==> flow/design.v <==
module cpu #(  
	parameter ADDR_W = 12,
	parameter INST_W = 32,
	parameter DATA_W = 11
)(
    input                   i_clk,
    input                   i_rst_n,
    input                   i_i_valid_inst,  
    input  [ INST_W-1 : 0 ] i_i_inst,        
    input                   i_d_valid_data,  
    input  [ DATA_W-1 : 0 ] i_d_data,        
    output                  o_i_valid_addr,  
    output [ ADDR_W-1 : 0 ] o_i_addr,        
    output [ DATA_W-1 : 0 ] o_d_w_data,      
    output [ ADDR_W-1 : 0 ] o_d_w_addr,      
    output [ ADDR_W-1 : 0 ] o_d_r_addr,      
    output                  o_d_MemRead,     
    output                  o_d_MemWrite,    
    output                  o_finish
);
localparam ALU_ADD = 3'd0, ALU_SUB = 3'd1, ALU_XOR = 3'd2, ALU_OR = 3'd3,
           ALU_AND = 3'd4, ALU_SLL = 3'd5, ALU_SRL = 3'd6;
integer i;
reg  [ADDR_W-1:0] pc_r;
reg               o_i_valid_addr_r;
reg               branch_r;           
reg               stall_r;            
reg  [INST_W-1:0] hold_inst_r;
reg               done_r, done2_r, o_finish_r;
reg               rd_write_id_r, mem_read_id_r, mem_write_id_r, alu_src_id_r;
reg  [2:0]        alu_ctr_r;
reg  [4:0]        rs1_id_r, rs2_id_r, rd_id_r;
reg  [DATA_W-1:0] rs1_value_r, rs2_value_r;
reg  [ADDR_W-1:0] imm_r;
reg               rd_write_ex_r, mem_read_ex_r;
reg  [4:0]        rd_ex_r;
reg  [DATA_W-1:0] alu_out_r;
reg  [ADDR_W-1:0] o_d_addr_r;
reg  [DATA_W-1:0] o_d_data_r;
reg               o_d_MemRead_r, o_d_MemWrite_r;
reg               rd_write_mem_r, mem_read_mem_r;
reg  [4:0]        rd_mem_r;
reg  [DATA_W-1:0] alu_out_mem_r;
reg  [DATA_W-1:0] reg_file_r [1:31];
assign o_i_valid_addr = o_i_valid_addr_r;
assign o_i_addr       = pc_r;
assign o_d_w_addr     = o_d_addr_r;
assign o_d_r_addr     = o_d_addr_r;
assign o_d_w_data     = o_d_data_r;
assign o_d_MemRead    = o_d_MemRead_r;
assign o_d_MemWrite   = o_d_MemWrite_r;
assign o_finish       = o_finish_r;
wire [DATA_W-1:0] write_back_data = mem_read_mem_r ? i_d_data : alu_out_mem_r;
wire [INST_W-1:0] inst     = stall_r ? hold_inst_r : i_i_inst;
wire              id_valid = (stall_r | (i_i_valid_inst & ~branch_r)) & ~done_r;
wire [6:0] opcode = inst[6:0];
wire [4:0] rd     = inst[11:7];
wire [2:0] func_3 = inst[14:12];
wire [4:0] rs1    = inst[19:15];
wire [4:0] rs2    = inst[24:20];
wire [6:0] func_7 = inst[31:25];
wire [ADDR_W-1:0] imm_i = inst[31:20];
wire [ADDR_W-1:0] imm_s = {inst[31:25], inst[11:7]};
wire [ADDR_W-1:0] bta   = {inst[7], inst[30:25], inst[11:8], 1'b0};
wire op_ld  = (opcode == 7'b0000011);
wire op_sd  = (opcode == 7'b0100011);
wire op_br  = (opcode == 7'b1100011) && (func_3[2:1] == 2'b00);
wire op_imm = (opcode == 7'b0010011) && (func_3 != 3'b010) && (func_3 != 3'b011);
wire op_r   = (opcode == 7'b0110011) &&
              ((func_7 == 7'b0100000) ||
               ((func_7 == 7'b0000000) && (func_3 != 3'b001) && (func_3 != 3'b010) &&
                (func_3 != 3'b011) && (func_3 != 3'b101)));
wire op_eof = &inst;
wire use_rs1 = op_ld | op_sd | op_br | op_imm | op_r;
wire use_rs2 = op_sd | op_br | op_r;
wire wr_rd   = (op_ld | op_imm | op_r) && (rd != 5'd0);
reg [2:0] alu_ctr_w;
always @(*) begin
    alu_ctr_w = ALU_ADD;
    if (op_r && func_7[5]) alu_ctr_w = ALU_SUB;
    else if (op_r || op_imm) begin
        case (func_3)
            3'b100:  alu_ctr_w = ALU_XOR;
            3'b110:  alu_ctr_w = ALU_OR;
            3'b111:  alu_ctr_w = ALU_AND;
            3'b001:  alu_ctr_w = ALU_SLL;
            3'b101:  alu_ctr_w = ALU_SRL;
            default: alu_ctr_w = ALU_ADD;
        endcase
    end
end
reg [DATA_W-1:0] rs1_value, rs2_value;
always @(*) begin
    if (rs1 == 5'd0)                               rs1_value = 0;
    else if (rd_write_ex_r && !mem_read_ex_r && rd_ex_r == rs1) rs1_value = alu_out_r;
    else if (rd_write_mem_r && rd_mem_r == rs1)    rs1_value = write_back_data;
    else                                           rs1_value = reg_file_r[rs1];
    if (rs2 == 5'd0)                               rs2_value = 0;
    else if (rd_write_ex_r && !mem_read_ex_r && rd_ex_r == rs2) rs2_value = alu_out_r;
    else if (rd_write_mem_r && rd_mem_r == rs2)    rs2_value = write_back_data;
    else                                           rs2_value = reg_file_r[rs2];
end
wire hit_id1  = use_rs1 && (rs1 != 5'd0) && (rs1 == rd_id_r);
wire hit_id2  = use_rs2 && (rs2 != 5'd0) && (rs2 == rd_id_r);
wire hit_ex1  = use_rs1 && (rs1 != 5'd0) && (rs1 == rd_ex_r);
wire hit_ex2  = use_rs2 && (rs2 != 5'd0) && (rs2 == rd_ex_r);
wire stall_w  = id_valid && (
                  (rd_write_id_r && mem_read_id_r && (hit_id1 || hit_id2)) ||       
                  (op_br && rd_write_id_r && (hit_id1 || hit_id2)) ||               
                  (op_br && rd_write_ex_r && mem_read_ex_r && (hit_ex1 || hit_ex2)));  
wire issue    = id_valid && !stall_w;
wire br_taken = issue && op_br && ((rs1_value == rs2_value) ^ func_3[0]);
wire [ADDR_W-1:0] id_pc = pc_r - 4;
reg [DATA_W-1:0] alu_in_1, alu_in_2;
always @(*) begin
    if (rd_write_ex_r && rd_ex_r == rs1_id_r)         alu_in_1 = alu_out_r;
    else if (rd_write_mem_r && rd_mem_r == rs1_id_r)  alu_in_1 = write_back_data;
    else                                              alu_in_1 = rs1_value_r;
    if (rd_write_ex_r && rd_ex_r == rs2_id_r)         alu_in_2 = alu_out_r;
    else if (rd_write_mem_r && rd_mem_r == rs2_id_r)  alu_in_2 = write_back_data;
    else                                              alu_in_2 = rs2_value_r;
end
wire [ADDR_W-1:0] opb  = alu_src_id_r ? imm_r : {alu_in_2[DATA_W-1], alu_in_2};
wire [ADDR_W-1:0] sum  = {alu_in_1[DATA_W-1], alu_in_1} + opb;
reg  [DATA_W-1:0] alu_out_w;
always @(*) begin
    case (alu_ctr_r)
        ALU_SUB: alu_out_w = alu_in_1 - alu_in_2;
        ALU_XOR: alu_out_w = alu_in_1 ^ opb[DATA_W-1:0];
        ALU_OR:  alu_out_w = alu_in_1 | opb[DATA_W-1:0];
        ALU_AND: alu_out_w = alu_in_1 & opb[DATA_W-1:0];
        ALU_SLL: alu_out_w = alu_in_1 << opb[4:0];
        ALU_SRL: alu_out_w = alu_in_1 >> opb[4:0];
        default: alu_out_w = sum[DATA_W-1:0];
    endcase
end
always @(posedge i_clk or negedge i_rst_n) begin
    if (~i_rst_n) begin
        pc_r             <= 0;
        o_i_valid_addr_r <= 0;
        branch_r         <= 0;
        stall_r          <= 0;
        hold_inst_r      <= 0;
        done_r           <= 0;
        done2_r          <= 0;
        o_finish_r       <= 0;
        rd_write_id_r    <= 0;
        mem_read_id_r    <= 0;
        mem_write_id_r   <= 0;
        alu_src_id_r     <= 0;
        alu_ctr_r        <= 0;
        rs1_id_r         <= 0;
        rs2_id_r         <= 0;
        rd_id_r          <= 0;
        rs1_value_r      <= 0;
        rs2_value_r      <= 0;
        imm_r            <= 0;
        rd_write_ex_r    <= 0;
        mem_read_ex_r    <= 0;
        rd_ex_r          <= 0;
        alu_out_r        <= 0;
        o_d_addr_r       <= 0;
        o_d_data_r       <= 0;
        o_d_MemRead_r    <= 0;
        o_d_MemWrite_r   <= 0;
        rd_write_mem_r   <= 0;
        mem_read_mem_r   <= 0;
        rd_mem_r         <= 0;
        alu_out_mem_r    <= 0;
        for (i = 1; i < 32; i = i + 1)
            reg_file_r[i] <= 0;
    end else begin
        o_i_valid_addr_r <= 1'b1;
        if (br_taken)
            pc_r <= id_pc + bta;
        else if (o_i_valid_addr_r && !stall_w)
            pc_r <= pc_r + 4;
        branch_r    <= br_taken;
        stall_r     <= stall_w;
        hold_inst_r <= inst;
        if (issue && op_eof) done_r <= 1'b1;
        done2_r    <= done_r;
        o_finish_r <= done2_r;
        rd_write_id_r  <= issue && wr_rd;
        mem_read_id_r  <= issue && op_ld;
        mem_write_id_r <= issue && op_sd;
        alu_src_id_r   <= !op_r;
        alu_ctr_r      <= alu_ctr_w;
        rs1_id_r       <= use_rs1 ? rs1 : 5'd0;
        rs2_id_r       <= use_rs2 ? rs2 : 5'd0;
        rd_id_r        <= wr_rd ? rd : 5'd0;
        rs1_value_r    <= rs1_value;
        rs2_value_r    <= rs2_value;
        imm_r          <= op_sd ? imm_s : imm_i;
        rd_write_ex_r  <= rd_write_id_r;
        mem_read_ex_r  <= mem_read_id_r;
        rd_ex_r        <= rd_id_r;
        alu_out_r      <= alu_out_w;
        o_d_addr_r     <= sum;
        o_d_data_r     <= alu_in_2;
        o_d_MemRead_r  <= mem_read_id_r;
        o_d_MemWrite_r <= mem_write_id_r;
        rd_write_mem_r <= rd_write_ex_r;
        mem_read_mem_r <= mem_read_ex_r;
        rd_mem_r       <= rd_ex_r;
        alu_out_mem_r  <= alu_out_r;
        if (rd_write_mem_r)
            reg_file_r[rd_mem_r] <= write_back_data;
    end
end
endmodule
# Reports on cpu
# Tool output for the design above, in the order of the flow.
# Line numbers count from 1 in the design file above.
# Not given: --
# setup
top,cpu
clk_port,i_clk
lib,sky130hd
corner,tt_025C_1v80

# Word level
# Source: Yosys, flattened and elaborated. Widths are those after wreduce. Registers that Yosys merges into a memory's read port (data or address) are not register bits. Print and check cells do not count.
# classes
addsub,5
equal,127
n_shift,2
muxes,25
bitwise,17
n_reduce_logical,90
# ops
op,count
11-bit case mux with 31-bit select,2
5-bit == test (second input constant),48
11-bit 2-to-1 mux,11
5-bit by 4-bit == test with 1-bit output (second input constant),24
11-bit case mux with 6-bit select,1
2-bit AND reduction,31
5-bit by 3-bit == test with 1-bit output (second input constant),12
5-bit == test,12
1-bit logical AND,41
12-bit 2-to-1 mux,3
32-bit AND reduction,1
32-bit 2-to-1 mux,1
5-bit by 2-bit == test with 1-bit output (second input constant),6
12-bit adder,2
3-bit == test (second input constant),7
7-bit by 6-bit == test with 1-bit output (second input constant),3
5-bit 2-to-1 mux,4
5-bit by 1-bit == test with 1-bit output (second input constant),3
5-bit nonzero test,3
3-bit case mux with 5-bit select,1
12-bit by 3-bit adder with 12-bit output (second input constant),1
12-bit by 3-bit subtractor with 12-bit output (second input constant),1
11-bit subtractor,1
11-bit == test,1
11-bit bitwise AND,1
11-bit bitwise OR,1
11-bit bitwise XOR,1
11-bit by 5-bit << shifter with 11-bit output,1
# Not listed: further kinds 20, cells in them 42.
# bits
register_bits,507
in_bits,47
output_inout_bits,51
word_cells,327

# Depth
# Yosys ltp: most cells in a row. Word level: on the elaborated netlist, between registers, memories and ports. Mapped: between sequential cells and ports; inverters and the memories' decode and read muxes count.
# logic_depth
ltp_word,21
ABC_AREA,0
mapped_depth,25
ltp_nobuf,22

# Synthesis result
# Yosys stat after the flow's synthesis: flattened, memories mapped to cells. It holds for the ABC_AREA given above (unset counts as 0); a run with the other value may have another netlist.
# types
cell,count,type_area_um2
sky130_fd_sc_hd__dfrtp_1,502,1.26E+04
sky130_fd_sc_hd__a21oi_1,286,1.43E+03
sky130_fd_sc_hd__nand2_1,335,1.26E+03
sky130_fd_sc_hd__nor2_1,333,1.25E+03
sky130_fd_sc_hd__o21ai_0,248,1241.19
sky130_fd_sc_hd__a22oi_1,128,960.922
sky130_fd_sc_hd__mux2i_1,71,710.682
sky130_fd_sc_hd__ha_1,53,663.136
sky130_fd_sc_hd__clkbuf_1,175,656.88
sky130_fd_sc_hd__xnor2_1,69,604.33
sky130_fd_sc_hd__nand3_1,97,485.466
sky130_fd_sc_hd__inv_1,115,431.664
sky130_fd_sc_hd__a22o_1,38,332.819
sky130_fd_sc_hd__a32oi_1,36,315.302
sky130_fd_sc_hd__mux2_2,28,315.302
sky130_fd_sc_hd__o22ai_1,50,312.8
sky130_fd_sc_hd__xor2_1,27,236.477
sky130_fd_sc_hd__a221oi_1,25,218.96
# Other cell types: 87; their cells: 590.
# synth_totals
cell_count,3206
area_um2,28637.5
sequential_area_um2,12562.0
ff_cells,502
buf_cells,249

# Worst setup path after synthesis
# OpenSTA on the mapped netlist: ideal clock, no wires. The path of least setup slack (recovery checks aside). Input and output delay are each 20% of the period. Register names are those of the netlist, which keeps one name where synthesis merged equal registers.
# synth_path
path_type,input-to-reg
from,in i_d_data[0]
to,reg alu_out_r[10]
clock_period_ns,10.0
in_delay_ns,2.000
setup_time_ns,0.082
launch_ns,2.000
t_arrival_ns,5.720
t_required_ns,9.918
path_slack_ns,4.198
delay_ns,3.802
stages,21
n_path_buf,2
period_less_setup_slack_ns,5.802
# "delay_ns" = arrival - input delay + setup time.
# "stages" counts driving pins, that of a launching flip-flop among them; a cell with two outputs on the path counts twice.
# "period_less_setup_slack_ns" = period - worst setup slack (recovery checks aside). The figure is calculated, with input and output delays left at 20% of the set period.
# The rows between start and end are the longest chain of elaborated cells between them; the timing report does not say that the signal goes this way. Where chains are equally long, one stands for them.
# Each line given opens the expression or statement behind the cell; cells for indexed reads and writes are added by Yosys, which also makes memories of some case tables.
# synth_between
path_cell_list,sky130_fd_sc_hd__mux2_2 > sky130_fd_sc_hd__mux2i_1 > sky130_fd_sc_hd__o21ai_0 > sky130_fd_sc_hd__mux2i_1 > sky130_fd_sc_hd__clkbuf_1 > sky130_fd_sc_hd__clkbuf_1 > sky130_fd_sc_hd__inv_1 > sky130_fd_sc_hd__ha_1 > sky130_fd_sc_hd__fa_1 > sky130_fd_sc_hd__a21oi_1 > sky130_fd_sc_hd__nor2_1 > sky130_fd_sc_hd__nor2_1 > sky130_fd_sc_hd__o21bai_1 > sky130_fd_sc_hd__a21oi_1 > sky130_fd_sc_hd__o21bai_1 > sky130_fd_sc_hd__a21oi_1 > sky130_fd_sc_hd__o21bai_1 > sky130_fd_sc_hd__a21oi_1 > sky130_fd_sc_hd__xnor2_1 > sky130_fd_sc_hd__nor2_1 > sky130_fd_sc_hd__a31oi_1
elab_chain_len,6
cone_cells,11
lines_between,11
cone_classes,2 x add/sub; 2 x shift; 7 x mux
# synth_rtl
item,line,text
from (decl),11,"input  [ DATA_W-1 : 0 ] i_d_data,"
11-bit 2-to-1 mux,53,wire [DATA_W-1:0] write_back_data = mem_read_mem_r ? i_d_data : alu_out_mem_r;
11-bit 2-to-1 mux,120,else if (rd_write_mem_r && rd_mem_r == rs2_id_r)  alu_in_2 = write_back_data;
11-bit 2-to-1 mux,119,if (rd_write_ex_r && rd_ex_r == rs2_id_r)         alu_in_2 = alu_out_r;
12-bit 2-to-1 mux,123,"wire [ADDR_W-1:0] opb  = alu_src_id_r ? imm_r : {alu_in_2[DATA_W-1], alu_in_2};"
12-bit adder,124,"wire [ADDR_W-1:0] sum  = {alu_in_1[DATA_W-1], alu_in_1} + opb;"
11-bit case mux with 6-bit select,127,case (alu_ctr_r)
to (assign),161,alu_out_r        <= 0;
to (assign),198,alu_out_r      <= alu_out_w;
to (decl),37,reg  [DATA_W-1:0] alu_out_r;
# Some nets on the timed path still bear RTL names; the line given drives or declares the net.
# synth_nets
net,line
alu_in_2[0],119
sum[10],124

# Worst path after layout
# From the final timing report of entry A: the path of least setup slack in the routed layout; clock arrival at registers is part of the times.
# layout_path
path_type,input-to-reg
from,in i_i_inst[19]
to,reg pc_r[2]
clock_period_ns,7.93
in_delay_ns,1.59
setup_time_ns,0.11
launch_ns,1.59
t_arrival_ns,7.10
t_required_ns,8.43
path_slack_ns,1.33
stages,13
n_path_buf,1
# At most two assigning lines are given for a register; there are more.
# layout_between
path_cell_list,sky130_fd_sc_hd__clkdlybuf4s50_1 > sky130_fd_sc_hd__nor4b_1 > sky130_fd_sc_hd__or2_0 > sky130_fd_sc_hd__a32oi_1 > sky130_fd_sc_hd__o21ai_1 > sky130_fd_sc_hd__or4_1 > sky130_fd_sc_hd__nor4_1 > sky130_fd_sc_hd__a2111oi_2 > sky130_fd_sc_hd__xnor2_1 > sky130_fd_sc_hd__nand4_1 > sky130_fd_sc_hd__nor3_4 > sky130_fd_sc_hd__mux2i_2 > sky130_fd_sc_hd__mux2_2
cone_cells,65
cone_classes,36 x eq/ne; 7 x mux; 1 x logic; 21 x reduce/logical
# layout_rtl
item,line,text
from (decl),9,"input  [ INST_W-1 : 0 ] i_i_inst,"
to (assign),175,pc_r <= id_pc + bta;
to (assign),177,pc_r <= pc_r + 4;
to (decl),24,reg  [ADDR_W-1:0] pc_r;
# No chain of elaborated cells between the ends is given.
# Some nets on the timed path still bear RTL names; the line given drives or declares the net.
# layout_nets
net,line,text
rs1_value[6],94,if (rs1 == 5'd0)                               rs1_value = 0;

# Settings and measured results of 3 stored flow runs for module cpu (sky130hd), not sorted in any way. The constraints put input and output delay at 20% of the set period each and load the outputs with 0.01 pF.
# "clock_period_reached_ns" = clock period - worst setup slack. The figure is calculated, with input and output delays left at 20% of the set period.
# "total_power_uw" is the tool's figure for a default switching activity; nothing was simulated.
# Settings: -- = not set for that run.
# A result given as -- is not shown for that run.
run name,CORE_ASPECT_RATIO,CORE_MARGIN,CORE_UTILIZATION,GPL_ROUTABILITY_DRIVEN,HOLD_SLACK_MARGIN,MAX_ROUTING_LAYER,SETUP_SLACK_MARGIN,SLEW_MARGIN,TNS_END_PERCENT,period_ns,CAP_MARGIN,CELL_PAD_IN_SITES_GLOBAL_PLACEMENT,CTS_CLUSTER_SIZE,MIN_ROUTING_LAYER,PLACE_DENSITY_LB_ADDON,CTS_CLUSTER_DIAMETER,GPL_TIMING_DRIVEN,total_die_area_um2,total_power_uw,timing.setup.ws_ns,clock_period_reached_ns,tns_ns,utilization_pct,hold_ws_ns,yosys_chip_area_um2
entry A,0.82,10,35,0,0.14,met5,0.53,10,40,7.93,20,--,--,--,--,--,--,93720.3,7557,1.334,6.596,0.000,40.9,0.351,28637.5
entry B,--,3,57,--,--,met4,-0.2,20,--,7.18,20,2,31,met2,0.06,--,--,--,--,--,--,--,--,--,--
entry C,--,2,40,--,--,--,-0.73,20,45,10.0,5,--,--,met1,--,255,0,73750.3,6574,1.606,8.394,0.000,46.8,0.352,28637.5
# Entry B: did not finish, placement stopped with FLW-0024
